==> flow/design.v <==
`timescale 1ns / 1ps
module black_cell(
    input  wire g_left, p_left,
    input  wire g_right, p_right,
    output wire g_out, p_out
);
    assign g_out = g_left | (p_left & g_right);
    assign p_out = p_left & p_right;
endmodule
module gray_cell(
    input  wire g_left, p_left,
    input  wire g_right,
    output wire g_out
);
    assign g_out = g_left | (p_left & g_right);
endmodule
module han_carlson_32(
    input  wire [31:0] a,
    input  wire [31:0] b,
    output wire [31:0] s,
    output wire        ca
);
    wire [31:0] g0, p0;
    assign g0 = a & b;
    assign p0 = a ^ b;
    wire [31:0] gg1, pp1;
    wire [31:0] gg2, pp2;
    wire [31:0] gg3, pp3;
    wire [31:0] gg4, pp4;
    wire [31:0] gg5, pp5;
    genvar i;
    generate
        for (i = 0; i < 32; i = i + 1) begin : STAGE1
            if (i >= 1) begin
                assign gg1[i] = g0[i] | (p0[i] & g0[i-1]);
                assign pp1[i] = p0[i] & p0[i-1];
            end else begin
                assign gg1[i] = g0[i];
                assign pp1[i] = p0[i];
            end
        end
    endgenerate
    generate
        for (i = 0; i < 32; i = i + 1) begin : STAGE2
            if (i >= 2) begin
                assign gg2[i] = gg1[i] | (pp1[i] & gg1[i-2]);
                assign pp2[i] = pp1[i] & pp1[i-2];
            end else begin
                assign gg2[i] = gg1[i];
                assign pp2[i] = pp1[i];
            end
        end
    endgenerate
    generate
        for (i = 0; i < 32; i = i + 1) begin : STAGE3
            if (i >= 4) begin
                assign gg3[i] = gg2[i] | (pp2[i] & gg2[i-4]);
                assign pp3[i] = pp2[i] & pp2[i-4];
            end else begin
                assign gg3[i] = gg2[i];
                assign pp3[i] = pp2[i];
            end
        end
    endgenerate
    generate
        for (i = 0; i < 32; i = i + 1) begin : STAGE4
            if (i >= 8) begin
                assign gg4[i] = gg3[i] | (pp3[i] & gg3[i-8]);
                assign pp4[i] = pp3[i] & pp3[i-8];
            end else begin
                assign gg4[i] = gg3[i];
                assign pp4[i] = pp3[i];
            end
        end
    endgenerate
    generate
        for (i = 0; i < 32; i = i + 1) begin : STAGE5
            if (i >= 16) begin
                assign gg5[i] = gg4[i] | (pp4[i] & gg4[i-16]);
                assign pp5[i] = pp4[i] & pp4[i-16];
            end else begin
                assign gg5[i] = gg4[i];
                assign pp5[i] = pp4[i];
            end
        end
    endgenerate
    wire [31:0] c;
    assign c[0] = 1'b0;
    generate
        for (i = 1; i < 32; i = i + 1) begin : CARRY_ASSIGN
            assign c[i] = gg5[i-1];
        end
    endgenerate
    assign ca = gg5[31];
    assign s = p0 ^ c;
endmodule
module full_adder(
    input a, b, c,
    output s, ca
);
    assign s  = a ^ b ^ c;
    assign ca = (a & b) | (b & c) | (c & a);
endmodule
module compressor_7to3(
    input  [31:0] a1, a2, a3, a4, a5, a6, a7,
    output [31:0] s,
    output [31:0] c1,   
    output [31:0] c2    
);
    genvar j;
    generate
        for (j = 0; j < 32; j = j + 1) begin
            wire s1, s2, s3, s4, d1, d2, d3, d4;
            full_adder f1 (.a(a1[j]), .b(a2[j]), .c(a3[j]), .s(s1), .ca(d1));
            full_adder f2 (.a(a4[j]), .b(a5[j]), .c(a6[j]), .s(s2), .ca(d2));
            full_adder f3 (.a(s1),   .b(s2),   .c(a7[j]),  .s(s3), .ca(d3));
            full_adder f4 (.a(d1),   .b(d2),   .c(d3),    .s(s4), .ca(d4));
            assign s[j]  = s3;
            assign c1[j] = s4;  
            assign c2[j] = d4;  
        end
    endgenerate
endmodule
module csa(
    input  [31:0] a, b, c,
    output [31:0] s,
    output [31:0] ca 
);
    assign s  = a ^ b ^ c;
    assign ca = ((a & b) | (b & c) | (c & a)) << 1;
endmodule
module Optimized_Wallace(
    input clk, rst,
    input [15:0] A, B,
    output reg [31:0] PRODUCT
);
    genvar i, j;
    wire [31:0] pp [0:15];
    generate
        for (i = 0; i < 16; i = i + 1) begin
            for (j = 0; j < 32; j = j + 1) begin
                if ((j >= i) && (j < i + 16))
                    assign pp[i][j] = A[j - i] & B[i];
                else
                    assign pp[i][j] = 1'b0;
            end
        end
    endgenerate
    wire [31:0] s0, s1_1, c0, c1, c0_2, c1_2, b0, b1, b0_2, b1_2;
     compressor_7to3 u1 (.a1(pp[0]), .a2(pp[1]), .a3(pp[2]), .a4(pp[3]), .a5(pp[4]), .a6(pp[5]), .a7(pp[6]), .s(s0), .c1(b0), .c2(b0_2));
     compressor_7to3 u2 (.a1(pp[7]), .a2(pp[8]), .a3(pp[9]), .a4(pp[10]), .a5(pp[11]), .a6(pp[12]), .a7(pp[13]), .s(s1_1), .c1(b1), .c2(b1_2));
   assign c0   = b0<<1;      
   assign c1   = b1<<1;      
   assign c0_2 = b0_2<<2;    
   assign c1_2 = b1_2<<2;   
    reg [31:0] r_s0, r_s1, r_c0, r_c1, r_c02, r_c12, r_pp14, r_pp15;
    always @(posedge clk or posedge rst) begin
        if (rst) begin
            r_s0 <= 0; r_s1 <= 0;
            r_c0 <= 0; r_c1 <= 0;
            r_c02 <= 0; r_c12 <= 0;
            r_pp14 <= 0; r_pp15 <= 0;
        end 
        else begin
            r_s0 <= s0; r_s1 <= s1_1;
            r_c0 <= c0; r_c1 <= c1;
            r_c02 <= c0_2; r_c12 <= c1_2;
            r_pp14 <= pp[14]; r_pp15 <= pp[15];
        end
    end
    wire [31:0] sum2, c1_s2, c2_s2, ca1, ca2;
    compressor_7to3 p1 (.a1(r_s0), .a2(r_s1), .a3(r_c0), .a4(r_c1), .a5(r_c02), .a6(r_c12), .a7(r_pp14), .s(sum2), .c1(c1_s2), .c2(c2_s2));
    assign ca1 = c1_s2<<1;     
    assign ca2 = c2_s2<<2;     
    reg [31:0] rsum2, rca1, rca2, rlt;
    always @(posedge clk or posedge rst) begin
        if (rst) begin
            rsum2 <= 0;
            rca1 <= 0;
            rca2 <= 0;
            rlt <= 0;
        end
        else begin
            rsum2 <= sum2;
            rca1 <= ca1;
            rca2 <= ca2;
            rlt <= r_pp15;
        end
    end
    wire [31:0] ps1, pca1, s, ca;
    csa q1 (.a(rsum2), .b(rca1), .c(rca2), .s(ps1), .ca(pca1));
    csa q2 (.a(rlt), .b(ps1), .c(pca1), .s(s), .ca(ca));
    reg [31:0] rsum, rcarry;
    always @(posedge clk or posedge rst) begin
        if (rst) begin
            rsum <= 0;
            rcarry <= 0;
        end 
        else begin
            rsum <= s;
            rcarry <= ca;
        end
    end
    wire [31:0] sum;
    wire carry;
    han_carlson_32 p2 (.a(rsum), .b(rcarry), .s(sum), .ca(carry));
    always @(posedge clk or posedge rst) begin
        if (rst)
            PRODUCT <= 0;
        else
            PRODUCT <= sum;
    end
endmodule
Lab notebook: Optimized_Wallace

**Tool chain data of Optimized_Wallace**

Module Optimized_Wallace before and after one edit of its RTL, step after step.
Lines under "original" count in the file above, lines under "edited" in the edited file.
"change": "edited" minus "original" as printed here. "rel. change": 100 x difference / "original".
Library cell names are shortened.
Not given: -

- Top module: Optimized_Wallace
- Clock: clk
- Standard-cell library: sky130hd
- Corner: tt_025C_1v80

**Edit of the RTL**

The edit as a unified diff against the file above.
The edited RTL no longer does the same as the RTL above: the edit was made by script, with no optimisation intended.

```diff
@@ -171,5 +171,7 @@
     wire [31:0] sum2, c1_s2, c2_s2, ca1, ca2;
     compressor_7to3 p1 (.a1(r_s0), .a2(r_s1), .a3(r_c0), .a4(r_c1), .a5(r_c02), .a6(r_c12), .a7(r_pp14), .s(sum2), .c1(c1_s2), .c2(c2_s2));
-    assign ca1 = c1_s2<<1;     
+    reg [31:0] ca1_ff;
+    always @(posedge clk) ca1_ff <= c1_s2<<1;     
+    assign ca1 = ca1_ff;
     assign ca2 = c2_s2<<2;     
     reg [31:0] rsum2, rca1, rca2, rlt;
```

**Word-level counts**

Yosys after proc, flatten, opt, wreduce and memory -nomap, before mapping. Enables and synchronous resets that opt folds into registers are not counted as muxes. Memory bits, and registers merged into a memory's read port (data or address), are not among the register bits. Print and check cells are not counted. Equal cells are merged and count once.

Cells by class:

| what | original | edited | change | rel. change (%) |
|---|---|---|---|---|
| multiply operators | 0 | 0 | 0 | - |
| order comparisons | 0 | 0 | 0 | - |
| eq/ne operators | 0 | 0 | 0 | - |
| shift operators | 0 | 0 | 0 | - |
| div/mod/pow operators | 0 | 0 | 0 | - |
| bitwise gates (word level) | 1854 | 1854 | 0 | 0.00 |
| reduce/logical cells | 0 | 0 | 0 | - |
| add/subtract/negate cells | 0 | 0 | 0 | - |
| multiplexer cells | 0 | 0 | 0 | - |

Operator list:

| cell | original | edited | change | rel. change (%) |
|---|---|---|---|---|
| AND 1 bit | 1014 | 1014 | 0 | 0.00 |
| bitwise OR 1 bit | 442 | 442 | 0 | 0.00 |
| XOR 1 bit | 381 | 381 | 0 | 0.00 |
| AND 31 bit | 4 | 4 | 0 | 0.00 |
| bitwise OR 31 bit | 4 | 4 | 0 | 0.00 |
| XOR 32 bit | 3 | 3 | 0 | 0.00 |
| AND 30 bit | 1 | 1 | 0 | 0.00 |
| AND 30 x 31 -> 31 bit | 1 | 1 | 0 | 0.00 |
| AND 31 x 30 -> 31 bit | 1 | 1 | 0 | 0.00 |
| XOR 30 bit | 1 | 1 | 0 | 0.00 |
| XOR 30 x 31 -> 31 bit | 1 | 1 | 0 | 0.00 |
| XOR 31 bit | 1 | 1 | 0 | 0.00 |

Bit counts:

| what | original | edited | change | rel. change (%) |
|---|---|---|---|---|
| memory bits (read-only) | 0 | 0 | 0 | - |
| memories kept | 0 | 0 | 0 | - |
| input port bits | 34 | 34 | 0 | 0.00 |
| cells after elaboration | 1869 | 1870 | +1 | +0.05 |
| bits in latches | 0 | 0 | 0 | - |
| word width x clocked read ports | 0 | 0 | 0 | - |
| register bits after elaboration | 342 | 369 | +27 | +7.89 |
| RAM bits | 0 | 0 | 0 | - |

**Depth**

Longest topological path by Yosys (ltp), each cell counted once; first at word level (registers and memories cut), then after technology mapping (sequential cells cut; the memories' decode and read muxes count).

Logic depth:

| what | original | edited | change | rel. change (%) |
|---|---|---|---|---|
| depth in word-level cells | 11 | 11 | 0 | 0.00 |
| ABC_AREA | 0 | 0 | - | - |
| mapped depth | 10 | 10 | 0 | 0.00 |
| mapped depth without buffers | 10 | 10 | 0 | 0.00 |

**Mapped cells and area**

Source: synth_stat.txt of the flow (Yosys; design flattened, memories mapped). It holds for the ABC_AREA given above (unset counts as 0); a run with the other value may have another netlist.

Mapped netlist:

| what | original | edited | change | rel. change (%) |
|---|---|---|---|---|
| sequential part of the area (um^2) | 8433.1 | 8973.6 | +540.5 | +6.41 |
| cell count | 1300 | 1327 | +27 | +2.08 |
| buffers | 36 | 36 | 0 | 0.00 |
| synthesis area (um^2) | 17199.0 | 17739.5 | +540.5 | +3.14 |
| flip-flop cells | 337 | 364 | +27 | +8.01 |

Cells by type:

| cell | original | edited | change | rel. change (%) |
|---|---|---|---|---|
| dfxtp_1 | 0 | 27 | +27 | - |
| dfrtp_1 | 337 | 337 | 0 | 0.00 |
| and2_1 | 210 | 210 | 0 | 0.00 |
| inv_1 | 205 | 205 | 0 | 0.00 |
| fa_1 | 203 | 203 | 0 | 0.00 |
| ha_1 | 104 | 104 | 0 | 0.00 |
| nand2_1 | 68 | 68 | 0 | 0.00 |
| clkbuf_1 | 33 | 33 | 0 | 0.00 |
| a21oi_1 | 26 | 26 | 0 | 0.00 |
| nor2_1 | 21 | 21 | 0 | 0.00 |
| xnor2_1 | 14 | 14 | 0 | 0.00 |
| a21o_1 | 9 | 9 | 0 | 0.00 |
| xor2_1 | 7 | 7 | 0 | 0.00 |
| o211ai_1 | 6 | 6 | 0 | 0.00 |
| nand3_1 | 5 | 5 | 0 | 0.00 |
| o21ai_0 | 5 | 5 | 0 | 0.00 |
| o21a_1 | 4 | 4 | 0 | 0.00 |
| nand4_1 | 3 | 3 | 0 | 0.00 |

The list need not be complete.
The figures by module come from a second, unflattened synthesis with its own total; it is not the netlist above.

Second synthesis, totals:

| what | original | edited | change | rel. change (%) |
|---|---|---|---|---|
| cells (unflattened synthesis) | 1727 | 1758 | +31 | +1.80 |
| area total of the unflattened synthesis (um^2) | 25545.8 | 26166.3 | +620.5 | +2.43 |

Rows give one instance, submodules left out.

Modules, original:

| module | area (um^2) | cells | instances | seq. area (um^2) |
|---|---|---|---|---|
| (name not given) | 12490.7 | 713 | 1 | 10585.2 |
| full_adder | 20.0 | 1 | 384 | 0.0 |
| compressor_7to3 | 720.7 | 96 | 3 | 0.0 |
| han_carlson_32 | 1894.3 | 274 | 1 | 0.0 |
| csa | 655.6 | 34 | 2 | 0.0 |

Modules, edited:

| module | area (um^2) | cells | instances | seq. area (um^2) |
|---|---|---|---|---|
| (name not given) | 13111.3 | 744 | 1 | 11205.7 |
| full_adder | 20.0 | 1 | 384 | 0.0 |
| compressor_7to3 | 720.7 | 96 | 3 | 0.0 |
| han_carlson_32 | 1894.3 | 274 | 1 | 0.0 |
| csa | 655.6 | 34 | 2 | 0.0 |

**Worst setup path after synthesis**

Source: OpenSTA report_checks on the synthesized netlist (no wires, ideal clock, input and output delay 20% of the period each), path of least setup slack; recovery checks are left aside. Register names are those of the netlist, which keeps one name where synthesis merged equal registers.

Timing post-synthesis:

| what | original | edited | change | rel. change (%) |
|---|---|---|---|---|
| path kind | input to register | input to register | - | - |
| start point | input B[7] | input B[7] | - | - |
| end point | register (no name shown) | register (no name shown) | - | - |
| setup slack (ns) | 0.518 | 0.518 | 0.000 | - |
| stages | 7 | 7 | 0 | 0.00 |
| input delay (ns) | 0.600 | 0.600 | 0.000 | 0.00 |
| clock period (ns) | 3.0 | 3.0 | 0.0 | 0.00 |
| library setup time (ns) | 0.136 | 0.136 | 0.000 | - |
| path delay (ns) | 1.882 | 1.882 | 0.000 | 0.00 |
| required time (ns) | 2.864 | 2.864 | 0.000 | 0.00 |
| path buffers | 1 | 1 | 0 | 0.00 |
| arrival (ns) | 2.346 | 2.346 | 0.000 | 0.00 |
| period reached after synthesis (ns) | 2.482 | 2.482 | 0.000 | 0.00 |

"path delay" is the arrival time less input delay plus setup time.
"stages" counts driving pins, that of a launching flip-flop among them; a cell with two outputs on the path counts twice.
"period reached after synthesis" = period - worst setup slack (recovery checks aside). The figure is calculated, with input and output delays left at 20% of the set period.
The rows between start and end are the longest chain of elaborated cells between them; the timing report does not say that the signal goes this way. Where chains are equally long, one stands for them.
Each line given opens the expression or statement behind the cell; cells for indexed reads and writes are added by Yosys, which also makes memories of some case tables.

On the way, post-synthesis, original:
- Cells stage by stage: clkbuf_1 -> and2_1 -> fa_1 -> inv_1 -> fa_1 -> inv_1 -> fa_1
- Cells in the longest elaborated chain: 7

RTL lines, path post-synthesis, original:

| what | line | source |
|---|---|---|
| start, declared | 134 | `input [15:0] A, B,` |
| AND 1 bit | 143 | `assign pp[i][j] = A[j - i] & B[i];` |
| XOR 1 bit x2 | 101 | `assign s  = a ^ b ^ c;` |
| AND 1 bit | 102 | `assign ca = (a & b) \| (b & c) \| (c & a);` |
| bitwise OR 1 bit x2 | 102 |  |
| XOR 1 bit | 101 |  |

On the way, post-synthesis, edited:
- Cells stage by stage: clkbuf_1 -> and2_1 -> fa_1 -> inv_1 -> fa_1 -> inv_1 -> fa_1
- Cells in the longest elaborated chain: 7

RTL lines, path post-synthesis, edited:

| what | line | source |
|---|---|---|
| start, declared | 134 | `input [15:0] A, B,` |
| AND 1 bit | 143 | `assign pp[i][j] = A[j - i] & B[i];` |
| XOR 1 bit x2 | 101 | `assign s  = a ^ b ^ c;` |
| AND 1 bit | 102 | `assign ca = (a & b) \| (b & c) \| (c & a);` |
| bitwise OR 1 bit x2 | 102 |  |
| XOR 1 bit | 101 |  |

**Path in the finished layout**

Path of least setup slack in the final report of the runs of set A (OpenROAD, finished layout, wires in). Where an end is a register, its clock arrival counts in the times.

Timing post-layout:

| what | original | edited | change | rel. change (%) |
|---|---|---|---|---|
| path kind | register to register | register to register | - | - |
| start point | register rcarry[5] | register rcarry[5] | - | - |
| end point | register (no name shown) | register (no name shown) | - | - |
| arrival (ns) | 2.97 | 2.95 | -0.02 | -0.67 |
| required time (ns) | 3.14 | 3.15 | +0.01 | +0.32 |
| clock period (ns) | 2.74 | 2.74 | 0.00 | 0.00 |
| library setup time (ns) | 0.12 | 0.12 | 0.00 | - |
| stages | 12 | 12 | 0 | 0.00 |
| setup slack (ns) | 0.17 | 0.21 | +0.04 | - |
| path buffers | 1 | 1 | 0 | 0.00 |

The rows between start and end are the longest chain of elaborated cells between them; the timing report does not say that the signal goes this way. Where chains are equally long, one stands for them.

On the way, post-layout, original:
- Cells stage by stage: dfrtp_1 -> ha_1 -> inv_1 -> fa_1 -> nand2b_1 -> a21oi_1 -> a211oi_2 -> o31ai_2 -> buf_4 -> a2111oi_1 -> o21bai_1 -> xor2_1
- Cells in the longest elaborated chain: 10

RTL lines, path post-layout, original:

| what | line | source |
|---|---|---|
| start, declared | 193 | `reg [31:0] rsum, rcarry;` |
| start, assigned | 197 | `rcarry <= 0;` |
| start, assigned | 201 | `rcarry <= ca;` |
| AND 31 bit | 24 | `assign g0 = a & b;` |
| AND 1 bit | 35 | `assign gg1[i] = g0[i] \| (p0[i] & g0[i-1]);` |
| bitwise OR 1 bit | 35 |  |
| bitwise OR 1 bit | 46 | `assign gg2[i] = gg1[i] \| (pp1[i] & gg1[i-2]);` |
| bitwise OR 1 bit | 57 | `assign gg3[i] = gg2[i] \| (pp2[i] & gg2[i-4]);` |
| AND 1 bit | 68 | `assign gg4[i] = gg3[i] \| (pp3[i] & gg3[i-8]);` |
| bitwise OR 1 bit | 68 |  |
| AND 1 bit | 79 | `assign gg5[i] = gg4[i] \| (pp4[i] & gg4[i-16]);` |
| bitwise OR 1 bit | 79 |  |
| XOR 32 bit | 95 | `assign s = p0 ^ c;` |
| end, assigned | 209 |  |
| end, assigned | 211 |  |
| end, declared | 135 |  |

On the way, post-layout, edited:
- Cells stage by stage: dfrtp_1 -> ha_1 -> inv_1 -> fa_1 -> nand2b_1 -> a21oi_2 -> a211oi_2 -> o31ai_2 -> buf_4 -> a2111oi_1 -> o21bai_1 -> xor2_1
- Cells in the longest elaborated chain: 10

RTL lines, path post-layout, edited:

| what | line | source |
|---|---|---|
| start, declared | 195 | `reg [31:0] rsum, rcarry;` |
| start, assigned | 199 | `rcarry <= 0;` |
| start, assigned | 203 | `rcarry <= ca;` |
| AND 31 bit | 24 | `assign g0 = a & b;` |
| AND 1 bit | 35 | `assign gg1[i] = g0[i] \| (p0[i] & g0[i-1]);` |
| bitwise OR 1 bit | 35 |  |
| bitwise OR 1 bit | 46 | `assign gg2[i] = gg1[i] \| (pp1[i] & gg1[i-2]);` |
| bitwise OR 1 bit | 57 | `assign gg3[i] = gg2[i] \| (pp2[i] & gg2[i-4]);` |
| AND 1 bit | 68 | `assign gg4[i] = gg3[i] \| (pp3[i] & gg3[i-8]);` |
| bitwise OR 1 bit | 68 |  |
| AND 1 bit | 79 | `assign gg5[i] = gg4[i] \| (pp4[i] & gg4[i-16]);` |
| bitwise OR 1 bit | 79 |  |
| XOR 32 bit | 95 | `assign s = p0 ^ c;` |
| end, assigned | 211 |  |
| end, assigned | 213 |  |
| end, declared | 135 |  |

**Measured runs**

Both versions went through the flow (Yosys, OpenROAD) with the same settings in each pair. Constraints: input delay and output delay 20% of the set period each, output load 0.01 pF.

Flow settings, set A:
- CORE_UTILIZATION: 40
- period_ns: 2.74
- CAP_MARGIN: 20
- CORE_MARGIN: 2
- SLEW_MARGIN: 20

Results, set A:

| what | original | edited | change | rel. change (%) |
|---|---|---|---|---|
| die outline area (um^2) | 44673.0 | 46048.9 | +1375.9 | +3.08 |
| synthesis area (um^2) | 17199.0 | 17739.5 | +540.5 | +3.14 |
| total negative slack on setup checks (ns) | 0.000 | 0.000 | 0.000 | - |
| worst setup slack after layout (ns) | 0.169 | 0.208 | +0.039 | - |
| standard-cell area after layout (um^2) | 20394.6 | 21062.7 | +668.1 | +3.28 |
| worst hold slack (ns) | 0.347 | 0.316 | -0.031 | - |

Flow settings, set B:
- CAP_MARGIN: 15
- CELL_PAD_IN_SITES_DETAIL_PLACEMENT: 2
- CORE_ASPECT_RATIO: 0.54
- CORE_UTILIZATION: 33
- CTS_CLUSTER_DIAMETER: 24
- CTS_CLUSTER_SIZE: 78
- PLACE_DENSITY_LB_ADDON: 0.02
- SLEW_MARGIN: 20
- period_ns: 1.63
- CORE_MARGIN: 2

Results, set B:

| what | original | edited | change | rel. change (%) |
|---|---|---|---|---|
| die outline area (um^2) | 54047.7 | 55714.6 | +1666.9 | +3.08 |
| synthesis area (um^2) | 17199.0 | 17739.5 | +540.5 | +3.14 |
| total negative slack on setup checks (ns) | -19.124 | -22.231 | -3.107 | - |
| worst setup slack after layout (ns) | -0.763 | -0.922 | -0.159 | - |
| standard-cell area after layout (um^2) | 25694.6 | 26556.7 | +862.1 | +3.36 |
| worst hold slack (ns) | 0.200 | 0.212 | +0.012 | - |
